==> flow/design.v <==
`timescale 1ns / 1ps
module OV7670_MemController (
    input  logic        clk,
    input  logic        reset,
    input  logic        href,
    input  logic        vsync,
    input  logic [ 7:0] ov7670_data,
    output logic        we,
    output logic [16:0] wAddr,
    output logic [15:0] wData,
    output logic        camera_dp_en,
    output logic        v_finish_camera,
    output logic [ 9:0] x_pixel_camera,
    output logic [ 9:0] y_pixel_camera
);
    logic [15:0] pixel_data;
    logic [ 9:0] h_counter;   
    logic [ 9:0] v_counter;   
    assign wAddr = v_counter * 320 + h_counter[9:1];
    assign wData = pixel_data;
    assign x_pixel_camera = h_counter / 2;
    assign y_pixel_camera = v_counter;
    assign camera_dp_en = ((x_pixel_camera < 320) && (y_pixel_camera < 240));
    always_ff @(posedge clk, posedge reset) begin
        if (reset) begin
            h_counter  <= 0;
            pixel_data <= 0;
            we         <= 1'b0;
        end else begin
            if (href) begin
                h_counter <= h_counter + 1;
                if (h_counter[0] == 0) begin
                    pixel_data[15:8] <= ov7670_data;
                    we               <= 1'b0;
                end else begin
                    pixel_data[7:0] <= ov7670_data;
                    we              <= 1'b1;
                end
            end else begin
                h_counter <= 0;
                we        <= 1'b0;
            end
        end
    end
    always_ff @(posedge clk, posedge reset) begin
        if (reset) begin
            v_counter <= 0;
        end else begin
            if (vsync) begin
                v_counter <= 0;
            end else begin
                if (h_counter == (320 * 2 - 1)) begin
                    v_counter <= v_counter + 1;
                end
            end
        end
    end
    logic v_sync_flag;
    always_ff @(posedge clk or posedge reset) begin
        if (reset) begin
            v_sync_flag <= 0;
            v_finish_camera <= 0;
        end else if (vsync) begin
            if (!v_sync_flag) begin
                v_sync_flag <= 1;
                v_finish_camera <= 1;
            end else begin
                v_finish_camera <= 0;
            end
        end else begin
            v_sync_flag <= 0;
            v_finish_camera <= 0;
        end
    end
endmodule
module negedge_detect (
    input  logic clk,
    input  logic reset,
    input  logic x,
    output logic o_tick
);
    logic tmp_reg;
    always_ff @(posedge clk or posedge reset) begin
        if (reset) begin
            tmp_reg <= 0;
        end else begin
            tmp_reg <= x;
        end
    end
    assign o_tick = (~x) & tmp_reg;
endmodule
`timescale 1ns / 1ps
module rgb_to_hsv (
    input  logic [4:0] r_data,
    input  logic [5:0] g_data,
    input  logic [4:0] b_data,
    output logic [1:0] r_g_decision,     
    output logic [7:0] s_data,
    output logic [7:0] v_data
);
    localparam GREEN_R_MAX_THRESHOLD = 120;
    localparam GREEN_G_MIN_THRESHOLD = 180;
    localparam GREEN_B_MAX_THRESHOLD = 120;
    localparam RED_R_MIN_THRESHOLD = 190;
    localparam RED_G_MAX_THRESHOLD = 100;
    localparam RED_B_MAX_THRESHOLD = 100;
    logic [7:0] r_8b;
    logic [7:0] g_8b;
    logic [7:0] b_8b;
    logic [7:0] max_val;
    logic [7:0] min_val;
    assign r_8b = {r_data, r_data[4:2]};
    assign g_8b = {g_data, g_data[5:4]};
    assign b_8b = {b_data, b_data[4:2]};
    always_comb begin
        if ((g_8b >= GREEN_G_MIN_THRESHOLD) && (r_8b <= GREEN_R_MAX_THRESHOLD) && (b_8b <= GREEN_B_MAX_THRESHOLD)) begin
            r_g_decision = 1;
        end
        else if ((r_8b >= RED_R_MIN_THRESHOLD) && (g_8b <= RED_G_MAX_THRESHOLD) && (b_8b <= RED_B_MAX_THRESHOLD)) begin
            r_g_decision = 0;
        end else begin
            r_g_decision = 2;
        end
    end
    find_max_val U_MAX_VAL (
        .x1 (r_8b),
        .x2 (g_8b),
        .x3 (b_8b),
        .max(max_val)
    );
    find_min_val U_MIN_VAL (
        .x1 (r_8b),
        .x2 (g_8b),
        .x3 (b_8b),
        .min(min_val)
    );
    assign v_data = max_val;
    always_comb begin
        if (!max_val) begin
            s_data = 0;
        end else begin
            s_data = ((max_val - min_val) * 255) / max_val;
        end
    end
endmodule
module find_max_val (
    input  logic [7:0] x1,
    input  logic [7:0] x2,
    input  logic [7:0] x3,
    output logic [7:0] max
);
    logic [7:0] temp_max;
    assign temp_max = (x1 > x2) ? x1 : x2;
    assign max = (temp_max > x3) ? temp_max : x3;
endmodule
module find_min_val (
    input  logic [7:0] x1,
    input  logic [7:0] x2,
    input  logic [7:0] x3,
    output logic [7:0] min
);
    logic [7:0] temp_min;
    assign temp_min = (x1 < x2) ? x1 : x2;
    assign min = (temp_min < x3) ? temp_min : x3;
endmodule
`timescale 1ns / 1ps
module Label_Gen (
    input  logic [7:0] s_data,
    input  logic [7:0] v_data,
    input  logic [1:0] r_g_decision,
    output logic [2:0] label_data
);
    localparam ROAD = 0;
    localparam WALK_ROAD = 1;
    localparam BACKGROUND = 2;
    localparam CAR = 3;
    localparam HUMAN = 4;
    localparam ROAD_V_THRESHOLD = 38;
    localparam ROAD_S_THRESHOLD = 77;
    localparam WALK_V_THRESHOLD = 179;
    localparam WALK_S_THRESHOLD = 51;
    always_comb begin
        if (r_g_decision == 0) begin
            label_data = CAR;
        end 
        else if (r_g_decision == 1) begin
            label_data = HUMAN;
        end 
        else if ((v_data >= WALK_V_THRESHOLD) && (s_data <= WALK_S_THRESHOLD)) begin
            label_data = WALK_ROAD;
        end
        else if((v_data <= ROAD_V_THRESHOLD) && (s_data <= ROAD_S_THRESHOLD)) begin
            label_data = ROAD;
        end 
        else begin
            label_data = BACKGROUND;
        end
    end
endmodule
`timescale 1ns / 1ps
module cam_pixel_labeler (
    input  logic        clk,
    input  logic        reset,
    input  logic        href,
    input  logic        vsync,
    input  logic [ 7:0] ov7670_data,
    output logic        we,
    output logic [16:0] wAddr,
    output logic [ 2:0] label_data,
    output logic        camera_dp_en,
    output logic        v_finish_camera,
    output logic [ 9:0] x_pixel_camera,
    output logic [ 9:0] y_pixel_camera
);
    logic [15:0] ov7670_wData;
    logic [ 1:0] r_g_decision;
    logic [ 7:0] s_data;
    logic [ 7:0] v_data;
    OV7670_MemController U_OV7670_MemController (
        .clk            (clk),
        .reset          (reset),
        .href           (href),
        .vsync          (vsync),
        .ov7670_data    (ov7670_data),
        .we             (we),
        .wAddr          (wAddr),
        .wData          (ov7670_wData),
        .camera_dp_en   (camera_dp_en),
        .v_finish_camera(v_finish_camera),
        .x_pixel_camera (x_pixel_camera),
        .y_pixel_camera (y_pixel_camera)
    );
    rgb_to_hsv U_rgb_to_hsv (
        .r_data      (ov7670_wData[15:11]),
        .g_data      (ov7670_wData[10:5]),
        .b_data      (ov7670_wData[4:0]),
        .s_data      (s_data),
        .v_data      (v_data),
        .r_g_decision(r_g_decision)
    );
    Label_Gen U_Label_Gen (
        .r_g_decision(r_g_decision),
        .s_data      (s_data),
        .v_data      (v_data),
        .label_data  (label_data)
    );
endmodule
### Tool chain data of cam_pixel_labeler

The steps from the RTL of cam_pixel_labeler to its reports follow in flow order.
Lines are those of the file above, counted from 1.
The mark - stands for no value.

| design | value |
|---|---|
| top module | cam_pixel_labeler |
| clock port | clk |
| library | sky130hd |
| timing corner | tt_025C_1v80 |

### Word-level counts

Yosys after proc, flatten, opt, wreduce and memory -nomap, before mapping. Memory bits, and registers merged into a memory's read port (data or address), are not among the register bits. Print and check cells are not counted. Equal cells are merged and count once.

| operators by class | value |
|---|---|
| equal/unequal tests | 2 |
| add/sub/neg operators | 4 |
| bitwise operators | 1 |
| muxes and demuxes | 19 |
| multiply operators | 2 |
| reduce/logical cells | 12 |
| div/mod/pow operators | 1 |
| $lt $le $gt $ge | 16 |

Operator list:

| kind | number |
|---|---|
| divider 32 x 8 -> 32 bit | 1 |
| multiplier 32 x 8 -> 32 bit with constant B | 1 |
| less-or-equal comparator 8 x 7 -> 1 bit with constant B | 5 |
| 2-to-1 mux 8 bit | 5 |
| multiplier 10 x 3 -> 11 bit with constant B | 1 |
| 2-to-1 mux 10 bit | 3 |
| greater-or-equal comparator 8 bit with constant B | 3 |
| adder 10 x 1 -> 10 bit with constant B | 2 |
| adder 17 x 9 -> 17 bit | 1 |
| less-or-equal comparator 8 x 6 -> 1 bit with constant B | 2 |
| greater-than comparator 8 bit | 2 |
| less-than comparator 8 bit | 2 |
| == test 10 bit with constant B | 1 |
| less-than comparator 10 x 8 -> 1 bit with constant B | 1 |
| subtractor 8 x 8 -> 9 bit | 1 |
| less-than comparator 9 bit with constant B | 1 |
| 2-to-1 mux 3 bit | 3 |
| zero test 8 bit | 1 |
| logical AND 1 bit | 7 |
| 2-to-1 mux 2 bit | 3 |
| 2-to-1 mux 1 bit | 5 |
| AND reduction 2 bit | 2 |
| == test 2 x 1 -> 1 bit with constant B | 1 |
| zero test 2 bit | 1 |
| nonzero test 2 bit | 1 |
| inverter 1 bit | 1 |

| word-level totals | value |
|---|---|
| output and inout port bits | 43 |
| elaborated cells | 64 |
| input bits | 12 |
| flip-flop bits (word level) | 39 |

### Depth

Longest topological path by Yosys (ltp), each cell counted once; first at word level (registers and memories cut), then after technology mapping (sequential cells cut; the memories' decode and read muxes count).

| logic depth | value |
|---|---|
| depth in word-level cells | 14 |
| ABC_AREA | 0 |
| depth in mapped cells | 478 |
| mapped depth without buffers | 448 |

### Netlist

Yosys stat after the flow's synthesis: flattened, memories mapped to cells. It holds for the ABC_AREA given above (unset counts as 0); a run with the other value may have another netlist.
The area totals of this step are shown rounded.

| mapped netlist | value |
|---|---|
| buffer cells | 96 |
| flip-flop cells | 39 |
| chip area (Yosys) | 0.024 mm^2 |
| mapped cells | 3185 |
| area of sequential cells | 0.00098 mm^2 |

Cells by type:

| cell | number |
|---|---|
| sky130_fd_sc_hd__ha_1 | 301 |
| sky130_fd_sc_hd__o21a_1 | 154 |
| sky130_fd_sc_hd__xnor2_1 | 130 |
| sky130_fd_sc_hd__a21oi_1 | 207 |
| sky130_fd_sc_hd__nand2_1 | 277 |
| sky130_fd_sc_hd__dfrtp_1 | 39 |
| sky130_fd_sc_hd__nor2_1 | 248 |
| sky130_fd_sc_hd__nor3_1 | 183 |
| sky130_fd_sc_hd__xor2_1 | 72 |
| sky130_fd_sc_hd__fa_1 | 31 |
| sky130_fd_sc_hd__o21ai_0 | 114 |
| sky130_fd_sc_hd__o31ai_1 | 75 |
| sky130_fd_sc_hd__inv_1 | 149 |
| sky130_fd_sc_hd__mux2_2 | 48 |
| sky130_fd_sc_hd__mux2i_1 | 47 |
| sky130_fd_sc_hd__nand3_1 | 81 |
| sky130_fd_sc_hd__a21o_1 | 48 |
| sky130_fd_sc_hd__nand4_1 | 45 |

Other cell types: 156; their cells: 936.
By module: a second synthesis without flattening, with its own total; a netlist apart from the flattened one above.

| second synthesis, totals | value |
|---|---|
| cell total of the unflattened synthesis | 3569 |
| area (unflattened synthesis) | 0.025 mm^2 |

Each row is one instance without its submodules.

Modules:

| module | area (mm^2) | seq. area (mm^2) | instances | cells |
|---|---|---|---|---|
| rgb_to_hsv | 0.022 | 0 | 1 | 3173 |
| OV7670_MemController | 0.0023 | 0.00098 | 1 | 213 |
| find_max_val | 0.00069 | 0 | 1 | 98 |
| find_min_val | 0.00057 | 0 | 1 | 71 |
| Label_Gen | 0.000094 | 0 | 1 | 14 |
| cam_pixel_labeler | 0 | 0 | 1 | 0 |

### Timing after synthesis

OpenSTA on the mapped netlist: ideal clock, no wires. The path of least setup slack (recovery checks aside). Input and output delay are each 20% of the period. Register names are those of the netlist, which keeps one name where synthesis merged equal registers.

| timing path post-synthesis | value |
|---|---|
| path type | register to output |
| from | reg U_OV7670_MemController.pixel_data[6] |
| to | out label_data[1] |
| arrival | 87.373 ns |
| path slack | 32.627 ns |
| launch time at the first pin | 0.000 ns |
| stages on the path | 457 |
| output delay | 30.000 ns |
| required time | 120.000 ns |
| period | 150.0 ns |
| path delay | 87.373 ns |
| buffers on the path | 33 |
| synthesis period reached | 117.373 ns |

"path delay" is the arrival time less input delay plus setup time.
At an output port there is no setup time.
"stages on the path" counts driving pins, that of a launching flip-flop among them; a cell with two outputs on the path counts twice.
"synthesis period reached" is the clock period less the worst setup slack; recovery checks do not enter. This is arithmetic on one report: input and output delays are still those of the set period (20% each).
The rows between start and end are the longest chain of elaborated cells between them; the timing report does not say that the signal goes this way. Where chains are equally long, one stands for them.
Each line given opens the expression or statement behind the cell; cells for indexed reads and writes are added by Yosys, which also makes memories of some case tables.

| between the ends, post-synthesis | value |
|---|---|
| path through | sky130_fd_sc_hd__dfrtp_1 sky130_fd_sc_hd__inv_1 sky130_fd_sc_hd__ha_1 sky130_fd_sc_hd__and4_1 sky130_fd_sc_hd__nand2b_1 sky130_fd_sc_hd__a21o_1 sky130_fd_sc_hd__buf_4 sky130_fd_sc_hd__a21o_1 sky130_fd_sc_hd__and2_1 sky130_fd_sc_hd__ha_1 sky130_fd_sc_hd__nand2_1 sky130_fd_sc_hd__nor3_1 sky130_fd_sc_hd__a31oi_4 sky130_fd_sc_hd__and2_4 sky130_fd_sc_hd__buf_12 sky130_fd_sc_hd__a21oi_1 sky130_fd_sc_hd__inv_1 sky130_fd_sc_hd__ha_1 (+421 left out) sky130_fd_sc_hd__and3_2 sky130_fd_sc_hd__buf_4 sky130_fd_sc_hd__nand2_1 sky130_fd_sc_hd__o31ai_1 sky130_fd_sc_hd__ha_1 sky130_fd_sc_hd__o21a_1 sky130_fd_sc_hd__o21ai_0 sky130_fd_sc_hd__nand2b_1 sky130_fd_sc_hd__a21o_1 sky130_fd_sc_hd__a21o_1 sky130_fd_sc_hd__a21o_1 sky130_fd_sc_hd__a21oi_1 sky130_fd_sc_hd__nand2_1 sky130_fd_sc_hd__nor4_1 sky130_fd_sc_hd__nand4_1 sky130_fd_sc_hd__nor2_1 sky130_fd_sc_hd__o211ai_4 sky130_fd_sc_hd__a21o_1 |
| cells in the longest elaborated chain | 14 |

RTL lines, path post-synthesis:

| what | line | RTL |
|---|---|---|
| start, declared | 16 | `logic [15:0] pixel_data;` |
| start, assigned | 27 | `pixel_data <= 0;` |
| start, assigned | 36 | `pixel_data[7:0] <= ov7670_data;` |
| greater-than comparator 8 bit | 153 | `assign temp_max = (x1 > x2) ? x1 : x2;` |
| 2-to-1 mux 8 bit | 153 |  |
| greater-than comparator 8 bit | 154 | `assign max = (temp_max > x3) ? temp_max : x3;` |
| 2-to-1 mux 8 bit | 154 |  |
| subtractor 8 x 8 -> 9 bit | 142 | `s_data = ((max_val - min_val) * 255) / max_val;` |
| multiplier 32 x 8 -> 32 bit | 142 |  |
| divider 32 x 8 -> 32 bit | 142 |  |
| 2-to-1 mux 8 bit | 139 | `if (!max_val) begin` |
| less-or-equal comparator 8 x 7 -> 1 bit | 192 | `else if((v_data <= ROAD_V_THRESHOLD) && (s_data <= ROAD_S_THRESHOLD)) begin` |
| logical AND 1 bit | 192 |  |
| 2-to-1 mux 2 bit | 192 |  |
| 2-to-1 mux 3 bit | 189 | `else if ((v_data >= WALK_V_THRESHOLD) && (s_data <= WALK_S_THRESHOLD)) begin` |
| 2-to-1 mux 3 bit | 186 | `else if (r_g_decision == 1) begin` |
| 2-to-1 mux 3 bit | 183 | `if (r_g_decision == 0) begin` |
| end, declared | 209 | `output logic [ 2:0] label_data,` |

### Worst path after layout

From the final timing report of flow run A: the path of least setup slack in the routed layout; clock arrival at registers is part of the times.

| timing path post-layout | value |
|---|---|
| path type | register to output |
| from | reg U_OV7670_MemController.pixel_data[9] |
| to | out label_data[1] |
| output delay | 24.00 ns |
| path slack | 6.44 ns |
| stages on the path | 467 |
| buffers on the path | 43 |
| arrival | 89.56 ns |
| launch time at the first pin | 0.29 ns |
| required time | 96.00 ns |
| period | 120.0 ns |

The rows between start and end are the longest chain of elaborated cells between them; the timing report does not say that the signal goes this way. Where chains are equally long, one stands for them.

| between the ends, post-layout | value |
|---|---|
| path through | sky130_fd_sc_hd__dfrtp_2 sky130_fd_sc_hd__inv_2 sky130_fd_sc_hd__ha_1 sky130_fd_sc_hd__nand2_1 sky130_fd_sc_hd__o21ai_4 sky130_fd_sc_hd__nand2_1 sky130_fd_sc_hd__clkbuf_4 sky130_fd_sc_hd__a21bo_4 sky130_fd_sc_hd__nand2_4 sky130_fd_sc_hd__ha_4 sky130_fd_sc_hd__a21o_1 sky130_fd_sc_hd__a22oi_2 sky130_fd_sc_hd__a31oi_4 sky130_fd_sc_hd__buf_4 sky130_fd_sc_hd__buf_4 sky130_fd_sc_hd__a21oi_1 sky130_fd_sc_hd__o21bai_4 sky130_fd_sc_hd__inv_1 (+431 left out) sky130_fd_sc_hd__nor2_4 sky130_fd_sc_hd__a21oi_2 sky130_fd_sc_hd__ha_1 sky130_fd_sc_hd__o21a_1 sky130_fd_sc_hd__o21a_1 sky130_fd_sc_hd__o21ai_1 sky130_fd_sc_hd__nand2b_1 sky130_fd_sc_hd__a21o_1 sky130_fd_sc_hd__a21o_1 sky130_fd_sc_hd__a21o_1 sky130_fd_sc_hd__a21oi_2 sky130_fd_sc_hd__nand2_1 sky130_fd_sc_hd__nor4_2 sky130_fd_sc_hd__nand4_1 sky130_fd_sc_hd__nor2_2 sky130_fd_sc_hd__o211ai_4 sky130_fd_sc_hd__a21o_4 sky130_fd_sc_hd__dlygate4sd2_1 |
| cells in the longest elaborated chain | 14 |

RTL lines, path post-layout:

| what | line | RTL |
|---|---|---|
| start, declared | 16 | `logic [15:0] pixel_data;` |
| start, assigned | 27 | `pixel_data <= 0;` |
| start, assigned | 33 | `pixel_data[15:8] <= ov7670_data;` |
| greater-than comparator 8 bit | 153 | `assign temp_max = (x1 > x2) ? x1 : x2;` |
| 2-to-1 mux 8 bit | 153 |  |
| greater-than comparator 8 bit | 154 | `assign max = (temp_max > x3) ? temp_max : x3;` |
| 2-to-1 mux 8 bit | 154 |  |
| subtractor 8 x 8 -> 9 bit | 142 | `s_data = ((max_val - min_val) * 255) / max_val;` |
| multiplier 32 x 8 -> 32 bit | 142 |  |
| divider 32 x 8 -> 32 bit | 142 |  |
| 2-to-1 mux 8 bit | 139 | `if (!max_val) begin` |
| less-or-equal comparator 8 x 7 -> 1 bit | 192 | `else if((v_data <= ROAD_V_THRESHOLD) && (s_data <= ROAD_S_THRESHOLD)) begin` |
| logical AND 1 bit | 192 |  |
| 2-to-1 mux 2 bit | 192 |  |
| 2-to-1 mux 3 bit | 189 | `else if ((v_data >= WALK_V_THRESHOLD) && (s_data <= WALK_S_THRESHOLD)) begin` |
| 2-to-1 mux 3 bit | 186 | `else if (r_g_decision == 1) begin` |
| 2-to-1 mux 3 bit | 183 | `if (r_g_decision == 0) begin` |
| end, declared | 209 | `output logic [ 2:0] label_data,` |

Flow measurements of cam_pixel_labeler on sky130hd: 4 stored runs with different settings, listed in no order. Input and output delays are each 20% of the period that was set; the output load is 0.01 pF.
"clock period reached": clock period set for the run, less the worst setup slack. It is reckoned from that one timing run; input and output delays stay at 20% of the period that was set.
"worst setup path time": the worst setup path's part of the clock period (all of it between registers, 20% less for each end at a port) less its slack. A launch clock that arrives late makes it longer, a capture clock that arrives late makes it shorter.
The measured numbers are rounded.

#### Flow run A

| setting | value |
|---|---|
| CELL_PAD_IN_SITES_DETAIL_PLACEMENT | `2` |
| CELL_PAD_IN_SITES_GLOBAL_PLACEMENT | `1` |
| CORE_UTILIZATION | `30` |
| CTS_CLUSTER_SIZE | `32` |
| GPL_TIMING_DRIVEN | `0` |
| MAX_ROUTING_LAYER | `met4` |
| MIN_ROUTING_LAYER | `met2` |
| PLACE_DENSITY_LB_ADDON | `0.08` |
| SETUP_SLACK_MARGIN | `5.0` |
| period_ns | `120.0` |
| CAP_MARGIN | `20` |
| CORE_MARGIN | `2` |
| SLEW_MARGIN | `20` |

| result | value |
|---|---|
| final utilization | 40 % |
| synthesis area | 0.024 mm^2 |
| lowest setup slack | 6.4 ns |
| area inside the die boundary | 0.082 mm^2 |
| final worst hold slack | 0.40 ns |
| worst setup path time | 89.56 ns |
| worst setup path type | register to output |
| clock period reached | 113.560 ns |

#### Flow run B

| setting | value |
|---|---|
| CORE_UTILIZATION | `28` |
| CTS_CLUSTER_DIAMETER | `118` |
| HOLD_SLACK_MARGIN | `0.04` |
| MIN_ROUTING_LAYER | `met1` |
| PLACE_DENSITY | `0.57` |
| SETUP_SLACK_MARGIN | `-2.0` |
| period_ns | `153.0` |
| CAP_MARGIN | `20` |
| CORE_MARGIN | `2` |
| SLEW_MARGIN | `20` |

| result | value |
|---|---|
| area inside the die boundary | 0.088 mm^2 |
| final utilization | 30 % |
| worst setup path time | 98.74 ns |
| worst setup path type | register to output |
| clock period reached | 129.337 ns |
| synthesis area | 0.024 mm^2 |
| lowest setup slack | 24 ns |
| final worst hold slack | 0.39 ns |

#### Flow run C

| setting | value |
|---|---|
| ABC_AREA | `1` |
| CAP_MARGIN | `35` |
| CELL_PAD_IN_SITES_DETAIL_PLACEMENT | `0` |
| CORE_UTILIZATION | `48` |
| MAX_ROUTING_LAYER | `met5` |
| PLACE_DENSITY_LB_ADDON | `0.25` |
| SETUP_SLACK_MARGIN | `5.0` |
| period_ns | `175.0` |
| CORE_MARGIN | `2` |
| SLEW_MARGIN | `20` |

| result | value |
|---|---|
| worst setup path time | 78.20 ns |
| worst setup path type | register to output |
| clock period reached | 113.203 ns |
| lowest setup slack | 62 ns |
| final worst hold slack | 0.39 ns |
| final utilization | 50 % |
| area inside the die boundary | 0.057 mm^2 |
| synthesis area | 0.027 mm^2 |

#### Flow run D

| setting | value |
|---|---|
| CORE_UTILIZATION | `40` |
| period_ns | `150.0` |
| CAP_MARGIN | `20` |
| CORE_MARGIN | `2` |
| SLEW_MARGIN | `20` |

| result | value |
|---|---|
| synthesis area | 0.024 mm^2 |
| clock period reached | 129.077 ns |
| worst setup path time | 99.08 ns |
| worst setup path type | register to output |
| final utilization | 42 % |
| lowest setup slack | 21 ns |
| area inside the die boundary | 0.062 mm^2 |
| final worst hold slack | 0.39 ns |
